==> flow/design.v <==
module top(
  input  logic         clk,
  input  logic         rst_n,
  input  logic [31:0]  a, b, c, d, e,  
  output logic [63:0]  y  
);
logic [63:0] mul1_reg, mul2_reg;    
logic [63:0] mul3_reg;             
logic [63:0] sum1_reg;             
logic [63:0] sum2_reg;             
logic [63:0] final_result_reg;    
always_ff @(posedge clk or negedge rst_n) begin
  if (!rst_n) begin
    mul1_reg <= '0;
    mul2_reg <= '0;
  end else begin
    mul1_reg <= a * b;    
    mul2_reg <= c * d;    
  end
end
always_ff @(posedge clk or negedge rst_n) begin
  if (!rst_n) begin
    mul3_reg <= '0;
  end else begin
    mul3_reg <= mul1_reg[31:0] * e;  
  end
end
always_ff @(posedge clk or negedge rst_n) begin
  if (!rst_n) begin
    sum1_reg <= '0;
  end else begin
    sum1_reg <= mul1_reg + mul2_reg;
  end
end
always_ff @(posedge clk or negedge rst_n) begin
  if (!rst_n) begin
    sum2_reg <= '0;
  end else begin
    sum2_reg <= sum1_reg + mul3_reg;
  end
end
always_ff @(posedge clk or negedge rst_n) begin
  if (!rst_n) begin
    final_result_reg <= '0;
  end else begin
    if (|a)  
      final_result_reg <= sum2_reg + sum1_reg;
    else
      final_result_reg <= sum2_reg - mul2_reg;
  end
end
(* IOB="TRUE" *)
always_ff @(posedge clk or negedge rst_n) begin
  if (!rst_n) begin
    y <= '0;
  end else begin
    y <= final_result_reg;
  end
end
endmodule
# ---- Reports on top
# The steps from the RTL of top to its reports follow in flow order.
# Lines are those of the file above, counted from 1.
# Cell names lack the library's common part.
# A cell with -- has no value.
dict set report inputs {
  design {top}
  clock_port {clk}
  lib {sky130hd}
  corner {tt_025C_1v80}
}

# ---- Elaborated design
# Yosys after proc, flatten, opt, wreduce and memory -nomap, before mapping. Enables and synchronous resets that opt folds into registers are not counted as muxes. Memory bits, and registers merged into a memory's read port (data or address), are not among the register bits. Print and check cells are not counted. Equal cells are merged and count once.
dict set report op_classes {
  shift 0
  div 0
  eq_ne 0
  addsub 4
  muxes 1
  n_cmp 0
  n_logic 0
  n_mul 3
  n_reduce_logical 1
}
# cell n
set ops {}
lappend ops {{32-bit by 32-bit multiplier with 64-bit output} 3}
lappend ops {{64-bit adder} 3}
lappend ops {{64-bit subtractor} 1}
lappend ops {{64-bit 2-to-1 mux} 1}
lappend ops {{32-bit OR reduction} 1}
dict set report word_totals {
  memories 0
  out_inout_bits 64
  clocked_rd_ports_x_width 0
  latchBits 0
  register_bits 448
  ram_bits 0
  wordCells 16
  input_bits 162
  romBits 0
}

# ---- Longest topological paths
# Depth = most cells in a row (Yosys ltp): at word level without a register or memory, in the mapped netlist without a sequential cell, where the memories' decode and read muxes count.
dict set report depth {
  depth_word 2
  abc_area 0
  depth_mapped 30
  mapped_depth_nobuf 29
}

# ---- Netlist
# Source: synth_stat.txt of the flow (Yosys; design flattened, memories mapped). It holds for the ABC_AREA given above (unset counts as 0); a run with the other value may have another netlist.
# cell_type n
set by_type {}
lappend by_type {fa_1 2691}
lappend by_type {ha_1 979}
lappend by_type {and2_1 1807}
lappend by_type {dfrtp_1 448}
lappend by_type {inv_1 2668}
lappend by_type {nand2_1 1563}
lappend by_type {clkbuf_1 702}
lappend by_type {xnor2_1 268}
lappend by_type {a21oi_1 398}
lappend by_type {a21o_1 223}
lappend by_type {xor2_1 160}
lappend by_type {o21ai_0 219}
lappend by_type {nor2_1 204}
lappend by_type {mux2_2 60}
lappend by_type {nand4_1 90}
lappend by_type {o21bai_1 62}
lappend by_type {nand3_1 82}
lappend by_type {nor2b_1 55}
# Not listed: further types 60, cells in them 581.
dict set report synth_totals {
  mapped_cells 13260
  ff_cells 448
  buf_cells 707
  synth_area_um2 123128.1
}

# ---- Path before layout
# OpenSTA on the mapped netlist: ideal clock, no wires. The path of least setup slack (recovery checks aside). Input and output delay are each 20% of the period. Register names are those of the netlist, which keeps one name where synthesis merged equal registers.
dict set report synth_path {
  path_type {input-to-reg}
  startpoint {input port b[2]}
  endpoint {register mul1_reg[43]}
  arrival_ns 9.136
  required_ns 10.920
  period_ns 11.0
  path_stages 26
  setup_ns 0.080
  delay_ns 7.016
  slack_ns 1.784
  synth_period_reached_ns 9.216
}
# "delay_ns" is the arrival time less input delay plus setup time.
# "path_stages" counts driving pins, that of a launching flip-flop among them; a cell with two outputs on the path counts twice.
# "synth_period_reached_ns" is the clock period less the worst setup slack; recovery checks do not enter. This is arithmetic on one report: input and output delays are still those of the set period (20% each).
# Between the ends stands the longest chain of elaborated cells between them, by number of cells; it is not shown to be the way that was timed. Of several equally long chains one is given.
# Each line given opens the expression or statement behind the cell; cells for indexed reads and writes are added by Yosys, which also makes memories of some case tables.
dict set report synth_between {
  cell_sequence {clkbuf_1 and2_1 fa_1 inv_1 fa_1 fa_1 fa_1 inv_1 fa_1 inv_1 fa_1 inv_1 fa_1 fa_1 ha_1 and2_1 and3_1 a211oi_1 o311a_1 o31a_1 o21ai_1 a221o_1 a221oi_1 o21ai_0 a21oi_1 xnor2_1}
  elab_chain_len 1
  cone_cells 1
  cone_classes {1 x mul}
}
# item line
set synth_rtl {}
lappend synth_rtl {{from (decl)} 4} ;# input  logic [31:0]  a, b, c, d, e,
lappend synth_rtl {{32-bit by 32-bit multiplier with 64-bit output} 17} ;# mul1_reg <= a * b;
lappend synth_rtl {{to (assign)} 14} ;# mul1_reg <= '0;
lappend synth_rtl {{to (assign)} 17}
lappend synth_rtl {{to (decl)} 7} ;# logic [63:0] mul1_reg, mul2_reg;

# ---- Worst path after layout
# From the final timing report of flow run 2: the path of least setup slack in the routed layout; clock arrival at registers is part of the times.
dict set report layout_path {
  path_type {input-to-reg}
  startpoint {input port b[4]}
  endpoint {register mul1_reg[63]}
  slack_ns 0.87
  period_ns 11.0
  setup_ns 0.12
  required_ns 11.54
  path_stages 26
  arrival_ns 10.67
}
# Between the ends stands the longest chain of elaborated cells between them, by number of cells; it is not shown to be the way that was timed. Of several equally long chains one is given.
dict set report layout_between {
  cell_sequence {clkdlybuf4s50_1 buf_4 nand2_1 fa_1 inv_1 fa_1 inv_1 fa_1 fa_1 inv_1 fa_1 fa_1 fa_1 fa_1 ha_1 nand3_1 nor3_1 nand2_1 or4_1 o32ai_1 nor4b_1 nor4b_1 buf_4 a31o_2 a21oi_1 xnor2_1}
  elab_chain_len 1
  cone_cells 1
  cone_classes {1 x mul}
}
# item line
set layout_rtl {}
lappend layout_rtl {{from (decl)} 4} ;# input  logic [31:0]  a, b, c, d, e,
lappend layout_rtl {{32-bit by 32-bit multiplier with 64-bit output} 17} ;# mul1_reg <= a * b;
lappend layout_rtl {{to (assign)} 14} ;# mul1_reg <= '0;
lappend layout_rtl {{to (assign)} 17}
lappend layout_rtl {{to (decl)} 7} ;# logic [63:0] mul1_reg, mul2_reg;

# Flow measurements of top on sky130hd: 3 stored runs with different settings, listed in no order. Input and output delays are each 20% of the period that was set; the output load is 0.01 pF.
# By "timing.achieved_period_ns" is meant the clock period of the run minus its worst setup slack. This is arithmetic on one report: input and output delays are still those of the set period (20% each).
# "worst_path_time_ns": the worst setup path's part of the clock period (all of it between registers, 20% less for each end at a port) less its slack. A launch clock that arrives late makes it longer, a capture clock that arrives late makes it shorter.
run="flow run 1" settings ABC_AREA=1 CAP_MARGIN=30 CELL_PAD_IN_SITES_DETAIL_PLACEMENT=1 CORE_MARGIN=5 CORE_UTILIZATION=46 CTS_CLUSTER_DIAMETER=218 GPL_TIMING_DRIVEN=0 HOLD_SLACK_MARGIN=-0.02 MAX_ROUTING_LAYER="met4" MIN_ROUTING_LAYER="met2" PLACE_DENSITY_LB_ADDON=0.19 SETUP_SLACK_MARGIN=1.31 SLEW_MARGIN=15 TNS_END_PERCENT=100 period_ns=14.6
run="flow run 1" outcome="unfinished; error GRT-0116 in routing"
run="flow run 2" settings CORE_UTILIZATION=45 period_ns=11.0 CAP_MARGIN=20 CORE_MARGIN=2 SLEW_MARGIN=20
run="flow run 2" results finish.utilization_frac=0.483 tns_ns=0.000 fin_ws_ns=0.870 timing.achieved_period_ns=10.130 finalCellArea_um2=131860.0 worst_path_time_ns=7.93 timing.worst_path_kind="input-to-reg" dieArea_um2=277819.0 synthesis_area_um2=123128.1
run="flow run 3" settings CORE_UTILIZATION=45 GPL_ROUTABILITY_DRIVEN=0 MIN_ROUTING_LAYER="met2" PLACE_DENSITY_LB_ADDON=0.25 period_ns=11.0 CAP_MARGIN=20 CORE_MARGIN=2 SLEW_MARGIN=20
run="flow run 3" results finish.utilization_frac=0.484 tns_ns=0.000 fin_ws_ns=0.651 timing.achieved_period_ns=10.349 finalCellArea_um2=132020.0 worst_path_time_ns=8.15 timing.worst_path_kind="input-to-reg" dieArea_um2=277819.0 synthesis_area_um2=123128.1
